==> flow/design.v <==
module alu_top (
    input clk,
    input [15:0] a,
    input [15:0] b,
    input [5:0] alufn,
    input fail,
    output reg z,
    output reg v,
    output reg n,
    output reg [15:0] out
  );
  reg [15:0] a_q;
  reg [15:0] b_q;
  reg [5:0] alufn_q;
  reg fail_q;
  wire alu_z;
  wire alu_v;
  wire alu_n;
  wire [15:0] alu_out;
  alu_13 alu (
    .a(a_q),
    .b(b_q),
    .alufn(alufn_q),
    .fail(fail_q),
    .z(alu_z),
    .v(alu_v),
    .n(alu_n),
    .out(alu_out)
  );
  always @(posedge clk) begin
    a_q <= a;
    b_q <= b;
    alufn_q <= alufn;
    fail_q <= fail;
    z <= alu_z;
    v <= alu_v;
    n <= alu_n;
    out <= alu_out;
  end
endmodule

module adder16_15 (
    input [5:0] alufn,
    input [15:0] a,
    input [15:0] b,
    output reg z,
    output reg v,
    output reg n,
    output reg [15:0] addOUT
  );
  reg [15:0] out;
  always @* begin
    out = $signed(a) + $signed(b ^ {5'h10{alufn[0+0-:1]}}) + alufn[0+0-:1];
    addOUT = out;
    z = (~|out);
    v = (a[15+0-:1] & (b[15+0-:1] ^ alufn[0+0-:1]) & ~out[15+0-:1]) | (~a[15+0-:1] & ~(b[15+0-:1] ^ alufn[0+0-:1]) & out[15+0-:1]);
    n = out[15+0-:1];
  end
endmodule
module bool16_16 (
    input [5:0] alufn,
    input [15:0] a,
    input [15:0] b,
    output reg [15:0] boolOUT
  );
  always @* begin
    case (alufn[0+3-:4])
      4'h6: begin
        boolOUT = a ^ b;
      end
      4'h8: begin
        boolOUT = a & b;
      end
      4'ha: begin
        boolOUT = a;
      end
      4'he: begin
        boolOUT = a | b;
      end
      default: begin
        boolOUT = 1'h0;
      end
    endcase
  end
endmodule
module shift16_17 (
    input [5:0] alufn,
    input [15:0] a,
    input [15:0] b,
    output reg [15:0] shiftOUT
  );
  always @* begin
    case (alufn[0+1-:2])
      2'h0: begin
        shiftOUT = a << b;
      end
      2'h1: begin
        shiftOUT = a >> b;
      end
      2'h3: begin
        shiftOUT = $signed(a) >>> $signed(b);
      end
      default: begin
        shiftOUT = a;
      end
    endcase
  end
endmodule
module cmp16_18 (
    input [5:0] alufn,
    input z,
    input v,
    input n,
    output reg [15:0] compOUT
  );
  always @* begin
    case (alufn[1+1-:2])
      2'h1: begin
        compOUT = {15'h0000, z};
      end
      2'h2: begin
        compOUT = {15'h0000, v ^ n};
      end
      2'h3: begin
        compOUT = {15'h0000, z | (v ^ n)};
      end
      default: begin
        compOUT = 1'h0;
      end
    endcase
  end
endmodule
module muldiv16_19 (
    input [5:0] alufn,
    input [15:0] a,
    input [15:0] b,
    output reg z,
    output reg v,
    output reg n,
    output reg [15:0] muldivOUT
  );
  reg [31:0] out;
  always @* begin
    case (alufn[1+1-:2])
      2'h1: begin
        out = $signed(a) * $signed(b);
        z = (~|(out[0+15-:16]));
        if (a != 1'h0 && $signed(out[0+15-:16]) / $signed(a) != $signed(b)) begin
          v = 1'h1;
        end else begin
          v = 1'h0;
        end
        n = a[15+0-:1] ^ b[15+0-:1];
      end
      2'h2: begin
        if (b == 1'h0) begin
          out = 1'h0;
          z = 1'h0;
          v = 1'h0;
          n = 1'h0;
        end else begin
          out = $signed(a) / $signed(b);
          z = (~|(out[0+15-:16]));
          n = a[15+0-:1] ^ b[15+0-:1];
          v = 1'h0;
        end
      end
      2'h3: begin
        if (b == 1'h0) begin
          out = 1'h0;
          z = 1'h0;
          v = 1'h0;
          n = 1'h0;
        end else begin
          out = a - (a / b * b);
          z = (~|(out[0+15-:16]));
          n = out[15+0-:1];
          v = 1'h0;
        end
      end
      default: begin
        out = 1'h0;
        z = 1'h0;
        v = 1'h0;
        n = 1'h0;
      end
    endcase
    muldivOUT = out[0+15-:16];
  end
endmodule
module alu_13 (
    input [15:0] a,
    input [15:0] b,
    input [5:0] alufn,
    input fail,
    output reg z,
    output reg v,
    output reg n,
    output reg [15:0] out
  );
  wire [1-1:0] M_adder16_z;
  wire [1-1:0] M_adder16_v;
  wire [1-1:0] M_adder16_n;
  wire [16-1:0] M_adder16_addOUT;
  reg [6-1:0] M_adder16_alufn;
  reg [16-1:0] M_adder16_a;
  reg [16-1:0] M_adder16_b;
  adder16_15 adder16 (
    .alufn(M_adder16_alufn),
    .a(M_adder16_a),
    .b(M_adder16_b),
    .z(M_adder16_z),
    .v(M_adder16_v),
    .n(M_adder16_n),
    .addOUT(M_adder16_addOUT)
  );
  wire [16-1:0] M_bool16_boolOUT;
  reg [6-1:0] M_bool16_alufn;
  reg [16-1:0] M_bool16_a;
  reg [16-1:0] M_bool16_b;
  bool16_16 bool16 (
    .alufn(M_bool16_alufn),
    .a(M_bool16_a),
    .b(M_bool16_b),
    .boolOUT(M_bool16_boolOUT)
  );
  wire [16-1:0] M_shift16_shiftOUT;
  reg [6-1:0] M_shift16_alufn;
  reg [16-1:0] M_shift16_a;
  reg [16-1:0] M_shift16_b;
  shift16_17 shift16 (
    .alufn(M_shift16_alufn),
    .a(M_shift16_a),
    .b(M_shift16_b),
    .shiftOUT(M_shift16_shiftOUT)
  );
  wire [16-1:0] M_cmp16_compOUT;
  reg [6-1:0] M_cmp16_alufn;
  reg [1-1:0] M_cmp16_z;
  reg [1-1:0] M_cmp16_v;
  reg [1-1:0] M_cmp16_n;
  cmp16_18 cmp16 (
    .alufn(M_cmp16_alufn),
    .z(M_cmp16_z),
    .v(M_cmp16_v),
    .n(M_cmp16_n),
    .compOUT(M_cmp16_compOUT)
  );
  wire [1-1:0] M_muldiv16_z;
  wire [1-1:0] M_muldiv16_v;
  wire [1-1:0] M_muldiv16_n;
  wire [16-1:0] M_muldiv16_muldivOUT;
  reg [6-1:0] M_muldiv16_alufn;
  reg [16-1:0] M_muldiv16_a;
  reg [16-1:0] M_muldiv16_b;
  muldiv16_19 muldiv16 (
    .alufn(M_muldiv16_alufn),
    .a(M_muldiv16_a),
    .b(M_muldiv16_b),
    .z(M_muldiv16_z),
    .v(M_muldiv16_v),
    .n(M_muldiv16_n),
    .muldivOUT(M_muldiv16_muldivOUT)
  );
  reg [15:0] outT;
  always @* begin
    M_adder16_alufn = alufn;
    M_adder16_a = a;
    M_adder16_b = b;
    z = M_adder16_z;
    v = M_adder16_v;
    n = M_adder16_n;
    M_bool16_alufn = alufn;
    M_bool16_a = a;
    M_bool16_b = b;
    M_shift16_alufn = alufn;
    M_shift16_a = a;
    M_shift16_b = b;
    M_cmp16_alufn = alufn;
    M_cmp16_z = M_adder16_z;
    M_cmp16_v = M_adder16_v;
    M_cmp16_n = M_adder16_n;
    M_muldiv16_alufn = alufn;
    M_muldiv16_a = a;
    M_muldiv16_b = b;
    case (alufn[4+1-:2])
      2'h0: begin
        if (alufn[1+1-:2] == 2'h0) begin
          outT = M_adder16_addOUT;
        end else begin
          outT = M_muldiv16_muldivOUT;
          z = M_muldiv16_z;
          v = M_muldiv16_v;
          n = M_muldiv16_n;
        end
      end
      2'h1: begin
        outT = M_bool16_boolOUT;
      end
      2'h2: begin
        outT = M_shift16_shiftOUT;
      end
      2'h3: begin
        outT = M_cmp16_compOUT;
      end
    endcase
    out = outT ^ fail;
  end
endmodule
* From RTL to reports: alu_top *
Tool output for the design above, in the order of the flow.
Lines are those of the file above, counted from 1.
Operators: Yosys type, input widths -> output width; for muxes data width and select width s.
The mark - stands for no value.

set-up
  design top = alu_top
  clock input = clk
  cell library = sky130hd
  library corner = tt_025C_1v80

* Elaborated design *
Yosys after proc, flatten, opt, wreduce and memory -nomap, before mapping. Enables and synchronous resets that opt folds into registers are not counted as muxes. Memory bits, and registers merged into a memory's read port (data or address), are not among the register bits. Print and check cells are not counted.

bit counts
  flip-flop bits (word level) = 58
  bits in latches = 0
  bits in writable memories = 0
  bits in read-only memories = 0
  word width x clocked read ports = 0
  memories kept = 0
  bits of input ports = 40
  output and inout bits = 19
  cells after elaboration = 86

operators by class
  add/sub/neg operators = 3
  multipliers = 2
  div/mod/pow operators = 3
  $lt $le $gt $ge = 0
  equal/unequal tests = 13
  shifts and indexed selects = 3
  mux-type cells = 22
  bitwise logic cells = 17
  reductions and logical operators = 15

operators by type and width
  kind                number
  $div 32x32->32      1
  $div 16x16->32      1
  $mul 32x16->16      1
  $div 16x16->16      1
  $mul 16x16->16      1
  $pmux 16 s4         2
  $pmux 16 s3         2
  $reduce_or 16->1    4
  $mux 16             3
  $xor 16x16->16      2
  $add 16x1->16       1
  $xor 16x1->16       1
  $add 16x16->16      1
  $sub 16x16->16      1
  $ne 16x16->1        1
  $and 16x16->16      1
  $or 16x16->16       1
  $shl 16x16->16      1
  $shr 16x16->16      1
  $sshr 16x16->16     1
  $logic_not 16->1    1
  $reduce_bool 16->1  1
  $eq 4x4->1 const B  3
  $eq 2x2->1 const B  5
  $pmux 1 s3          3
  $mux 1              9
  $eq 2x1->1 const B  3
  $logic_not 2->1     3

Not listed: further kinds 9, cells in them 22.

* Logic depth *
Yosys ltp: most cells in a row. Word level: on the elaborated netlist, between registers, memories and ports. Mapped: between sequential cells and ports; inverters and the memories' decode and read muxes count.

depth
  depth in word-level cells = 11
  ABC_AREA = 0
  mapped depth = 410
  mapped depth without buffers = 372

* Mapped cells and area *
Yosys stat after the flow's synthesis: flattened, memories mapped to cells. It holds for the ABC_AREA given above (unset counts as 0); a run with the other value may have another netlist.
The area totals of this step are shown rounded.

mapped netlist
  mapped cells = 6081
  chip area (Yosys) = 43280 um^2
  sequential area = 1161 um^2
  flip-flop cells = 58
  buffers = 230

cells by type
  type                       number  total area (um^2)
  sky130_fd_sc_hd__ha_1      703     8.8E+03
  sky130_fd_sc_hd__fa_1      177     3.54E+03
  sky130_fd_sc_hd__xnor2_1   267     2.34E+03
  sky130_fd_sc_hd__nand2_1   617     2.32E+03
  sky130_fd_sc_hd__a21oi_1   438     2.19E+03
  sky130_fd_sc_hd__nor2_1    573     2.15E+03
  sky130_fd_sc_hd__o21ai_0   365     1.83E+03
  sky130_fd_sc_hd__inv_1     467     1.75E+03
  sky130_fd_sc_hd__xor2_1    151     1.32E+03
  sky130_fd_sc_hd__o21a_1    175     1313.76
  sky130_fd_sc_hd__dfxtp_1   58      1.16E+03
  sky130_fd_sc_hd__a21o_1    150     1126.08
  sky130_fd_sc_hd__nor3_1    209     1.05E+03
  sky130_fd_sc_hd__mux2_2    59      664.387
  sky130_fd_sc_hd__clkbuf_1  174     653.126
  sky130_fd_sc_hd__nand3_1   126     630.605
  sky130_fd_sc_hd__and2_1    98      613.088
  sky130_fd_sc_hd__mux2i_1   58      580.557

Other cell types: 96; their cells: 1216.
By module: a second synthesis without flattening, with its own total; a netlist apart from the flattened one above.

unflattened totals
  cells (unflattened synthesis) = 6256
  area (unflattened synthesis) = 45560 um^2

Each row is one instance without its submodules.

by module
  module       instances  cells  area (um^2)  seq. area (um^2)
  muldiv16_19  1          5514   38920        0.0
  shift16_17   1          348    2609         0.0
  alu_top      1          58     1161         1161
  adder16_15   1          130    1028         0.0
  bool16_16    1          138    1005         0.0
  alu_13       1          50     706.9        0.0
  cmp16_18     1          18     133.9        0.0

* Worst setup path after synthesis *
OpenSTA on the mapped netlist: ideal clock, no wires. The path of least setup slack (recovery checks aside). Input and output delay are each 20% of the period. Register names are those of the netlist, which keeps one name where synthesis merged equal registers.

path post-synthesis
  path kind = register to register
  start point = register alufn_q[5]
  end point = register out[15]
  period = 80.0 ns
  setup time = 0.091 ns
  time at the first pin = 0.000 ns
  arrival time = 80.755 ns
  data required time = 79.909 ns
  path slack = -0.847 ns
  delay of the path = 80.846 ns
  stages on the path = 370
  buffers on the path = 49
  synthesis period reached = 80.847 ns

"delay of the path" = arrival - input delay + setup time.
"stages on the path": output pins that drive a net of the path, with the launching flip-flop's if there is one; two outputs of one cell count as two.
"synthesis period reached" is the clock period less the worst setup slack; recovery checks do not enter. This is arithmetic on one report: input and output delays are still those of the set period (20% each).

between the ends, post-synthesis
  path through = sky130_fd_sc_hd__dfxtp_1 -> sky130_fd_sc_hd__buf_2 -> sky130_fd_sc_hd__nor4b_4 -> sky130_fd_sc_hd__clkbuf_1 -> sky130_fd_sc_hd__clkbuf_1 -> sky130_fd_sc_hd__buf_1 -> sky130_fd_sc_hd__buf_1 -> sky130_fd_sc_hd__clkbuf_1 -> sky130_fd_sc_hd__nor2_1 -> sky130_fd_sc_hd__a21o_1 -> sky130_fd_sc_hd__inv_1 -> sky130_fd_sc_hd__ha_1 -> sky130_fd_sc_hd__nor4_1 -> sky130_fd_sc_hd__xnor2_1 -> sky130_fd_sc_hd__ha_1 -> sky130_fd_sc_hd__o21ai_0 -> sky130_fd_sc_hd__and2_1 -> sky130_fd_sc_hd__or2_2 -> [334 not listed] -> sky130_fd_sc_hd__fa_1 -> sky130_fd_sc_hd__inv_1 -> sky130_fd_sc_hd__fa_1 -> sky130_fd_sc_hd__inv_1 -> sky130_fd_sc_hd__ha_1 -> sky130_fd_sc_hd__or2_2 -> sky130_fd_sc_hd__a21oi_1 -> sky130_fd_sc_hd__a31oi_1 -> sky130_fd_sc_hd__a21o_1 -> sky130_fd_sc_hd__a21oi_1 -> sky130_fd_sc_hd__o21ai_0 -> sky130_fd_sc_hd__xor2_1 -> sky130_fd_sc_hd__xnor3_1 -> sky130_fd_sc_hd__xnor3_1 -> sky130_fd_sc_hd__xnor2_1 -> sky130_fd_sc_hd__xnor3_1 -> sky130_fd_sc_hd__o31a_1 -> sky130_fd_sc_hd__a311oi_1
  elaborated cells on any way between the ends = 6
  source lines of those cells = 2
  classes of those cells = eq/ne: 3; mux: 1; logic: 1; reduce/logical: 1

ends and longest elaborated chain, post-synthesis
  what           RTL line  source
  from (decl)    14        reg [5:0] alufn_q;
  from (assign)  33        alufn_q <= alufn;
  to (assign)    38        out <= alu_out;
  to (decl)      10        output reg [15:0] out

Chain of elaborated cells between the ends: none given.

* Path in the finished layout *
From the final timing report of flow run 1: the path of least setup slack in the routed layout; clock arrival at registers is part of the times.

path after layout
  path kind = register to register
  start point = register alufn_q[4]
  end point = register out[15]
  period = 89.4 ns
  setup time = 0.09 ns
  time at the first pin = 0.36 ns
  arrival time = 84.63 ns
  data required time = 89.67 ns
  path slack = 5.04 ns
  stages on the path = 346
  buffers on the path = 17

between the ends, after layout
  path through = sky130_fd_sc_hd__dfxtp_1 -> sky130_fd_sc_hd__nor4b_4 -> sky130_fd_sc_hd__buf_4 -> sky130_fd_sc_hd__buf_12 -> sky130_fd_sc_hd__nor2_1 -> sky130_fd_sc_hd__a21o_1 -> sky130_fd_sc_hd__inv_1 -> sky130_fd_sc_hd__ha_1 -> sky130_fd_sc_hd__or3b_1 -> sky130_fd_sc_hd__nand2b_1 -> sky130_fd_sc_hd__o31ai_1 -> sky130_fd_sc_hd__xor2_1 -> sky130_fd_sc_hd__o32ai_4 -> sky130_fd_sc_hd__and3_1 -> sky130_fd_sc_hd__nand2_1 -> sky130_fd_sc_hd__nor3_1 -> sky130_fd_sc_hd__ha_1 -> sky130_fd_sc_hd__o21a_1 -> [310 not listed] -> sky130_fd_sc_hd__inv_1 -> sky130_fd_sc_hd__fa_1 -> sky130_fd_sc_hd__fa_1 -> sky130_fd_sc_hd__fa_1 -> sky130_fd_sc_hd__fa_1 -> sky130_fd_sc_hd__fa_1 -> sky130_fd_sc_hd__xor2_1 -> sky130_fd_sc_hd__xnor2_1 -> sky130_fd_sc_hd__xnor2_1 -> sky130_fd_sc_hd__xnor2_1 -> sky130_fd_sc_hd__xnor2_1 -> sky130_fd_sc_hd__xnor2_1 -> sky130_fd_sc_hd__xnor3_1 -> sky130_fd_sc_hd__xnor3_1 -> sky130_fd_sc_hd__xnor2_1 -> sky130_fd_sc_hd__xnor3_1 -> sky130_fd_sc_hd__o31a_1 -> sky130_fd_sc_hd__a311oi_1
  elaborated cells on any way between the ends = 6
  source lines of those cells = 2
  classes of those cells = eq/ne: 3; mux: 1; logic: 1; reduce/logical: 1

ends and longest elaborated chain, after layout
  what           RTL line  source
  from (decl)    14        reg [5:0] alufn_q;
  from (assign)  33        alufn_q <= alufn;
  to (assign)    38        out <= alu_out;
  to (decl)      10        output reg [15:0] out

Chain of elaborated cells between the ends: none given.

# Flow runs of alu_top

4 stored runs of alu_top in the flow (synthesis by Yosys, layout by OpenROAD, sky130hd cells), in arbitrary order. Constraints: input delay and output delay 20% of the set period each, output load 0.01 pF.
"achieved clock period" is the run's clock period less its worst setup slack. It is reckoned from that one timing run; input and output delays stay at 20% of the period that was set.
"worst setup path time": the worst setup path's part of the clock period (all of it between registers, 20% less for each end at a port) less its slack. A launch clock that arrives late makes it longer, a capture clock that arrives late makes it shorter.
The results are shown rounded.

Flow run 1
==> flow/run.sh <==
#!/bin/bash
# the make line also repeats the synthesis and layout settings of config.mk as NAME=value (left out here)
make -C /OpenROAD-flow-scripts/flow DESIGN_CONFIG=/design/flow/config.mk WORK_HOME=/design/flow/orfs CLKGATE_MAP_FILE= finish
==> flow/config.mk <==
export PLATFORM = sky130hd
export DESIGN_NAME = alu_top
export DESIGN_NICKNAME = alu_top
export VERILOG_FILES = /design/flow/design.v
export SDC_FILE = /design/flow/constraint.sdc
export NUM_CORES = 4
export LEC_CHECK = 0
export CAP_MARGIN = 20
export CORE_MARGIN = 2
export CORE_UTILIZATION = 40
export SLEW_MARGIN = 20
==> flow/constraint.sdc <==
create_clock -name core_clock -period 89.4 [get_ports {clk}]
set_input_delay 17.8800 -clock core_clock [delete_from_list [all_inputs] [get_ports {clk}]]
set_output_delay 17.8800 -clock core_clock [all_outputs]
set_load 0.01 [all_outputs]

==> results of flow run 1 <==
chip area after synthesis (Yosys): 43280 um^2
die area: 110900 um^2
standard-cell area of the final layout: 47240 um^2
worst setup slack after layout: 5.040 ns
total negative slack: 0.000 ns
worst hold slack: 0.431 ns
achieved clock period: 84.360 ns
worst setup path time: 84.36 ns
worst setup path kind: register to register

Flow run 2
==> flow/run.sh <==
#!/bin/bash
# the make line also repeats the synthesis and layout settings of config.mk as NAME=value (left out here)
make -C /OpenROAD-flow-scripts/flow DESIGN_CONFIG=/design/flow/config.mk WORK_HOME=/design/flow/orfs CLKGATE_MAP_FILE= finish
==> flow/config.mk <==
export PLATFORM = sky130hd
export DESIGN_NAME = alu_top
export DESIGN_NICKNAME = alu_top
export VERILOG_FILES = /design/flow/design.v
export SDC_FILE = /design/flow/constraint.sdc
export NUM_CORES = 4
export LEC_CHECK = 0
export CAP_MARGIN = 20
export CORE_MARGIN = 2
export CORE_UTILIZATION = 40
export SLEW_MARGIN = 20
==> flow/constraint.sdc <==
create_clock -name core_clock -period 80.0 [get_ports {clk}]
set_input_delay 16.0000 -clock core_clock [delete_from_list [all_inputs] [get_ports {clk}]]
set_output_delay 16.0000 -clock core_clock [all_outputs]
set_load 0.01 [all_outputs]

==> results of flow run 2 <==
chip area after synthesis (Yosys): 43280 um^2
die area: 110900 um^2
standard-cell area of the final layout: 48920 um^2
worst setup slack after layout: 3.874 ns
total negative slack: 0.000 ns
worst hold slack: 0.435 ns
achieved clock period: 76.126 ns
worst setup path time: 76.13 ns
worst setup path kind: register to register

Flow run 3
==> flow/run.sh <==
#!/bin/bash
# the make line also repeats the synthesis and layout settings of config.mk as NAME=value (left out here)
make -C /OpenROAD-flow-scripts/flow DESIGN_CONFIG=/design/flow/config.mk WORK_HOME=/design/flow/orfs CLKGATE_MAP_FILE= finish
==> flow/config.mk <==
export PLATFORM = sky130hd
export DESIGN_NAME = alu_top
export DESIGN_NICKNAME = alu_top
export VERILOG_FILES = /design/flow/design.v
export SDC_FILE = /design/flow/constraint.sdc
export NUM_CORES = 4
export LEC_CHECK = 0
export CAP_MARGIN = 20
export CORE_MARGIN = 5
export CORE_UTILIZATION = 25
export CTS_CLUSTER_SIZE = 79
export GPL_ROUTABILITY_DRIVEN = 0
export PLACE_DENSITY_LB_ADDON = 0.1
export SETUP_SLACK_MARGIN = 5.0
export SLEW_MARGIN = 20
==> flow/constraint.sdc <==
create_clock -name core_clock -period 59.6 [get_ports {clk}]
set_input_delay 11.9200 -clock core_clock [delete_from_list [all_inputs] [get_ports {clk}]]
set_output_delay 11.9200 -clock core_clock [all_outputs]
set_load 0.01 [all_outputs]

==> results of flow run 3 <==
chip area after synthesis (Yosys): 43280 um^2
die area: 181600 um^2
standard-cell area of the final layout: 70530 um^2
worst setup slack after layout: -6.784 ns
total negative slack: -98.73 ns
worst hold slack: 0.434 ns
achieved clock period: 66.384 ns
worst setup path time: 66.38 ns
worst setup path kind: register to register

Flow run 4
==> flow/run.sh <==
#!/bin/bash
# the make line also repeats the synthesis and layout settings of config.mk as NAME=value (left out here)
make -C /OpenROAD-flow-scripts/flow DESIGN_CONFIG=/design/flow/config.mk WORK_HOME=/design/flow/orfs CLKGATE_MAP_FILE= finish
==> flow/config.mk <==
export PLATFORM = sky130hd
export DESIGN_NAME = alu_top
export DESIGN_NICKNAME = alu_top
export VERILOG_FILES = /design/flow/design.v
export SDC_FILE = /design/flow/constraint.sdc
export NUM_CORES = 4
export LEC_CHECK = 0
export ABC_AREA = 1
export CAP_MARGIN = 20
export CORE_ASPECT_RATIO = 1.91
export CORE_MARGIN = 2
export CORE_UTILIZATION = 65
export GPL_TIMING_DRIVEN = 0
export SLEW_MARGIN = 20
export TNS_END_PERCENT = 25
==> flow/constraint.sdc <==
create_clock -name core_clock -period 80.0 [get_ports {clk}]
set_input_delay 16.0000 -clock core_clock [delete_from_list [all_inputs] [get_ports {clk}]]
set_output_delay 16.0000 -clock core_clock [all_outputs]
set_load 0.01 [all_outputs]

==> results of flow run 4 <==
did not finish, routing stopped with GRT-0116
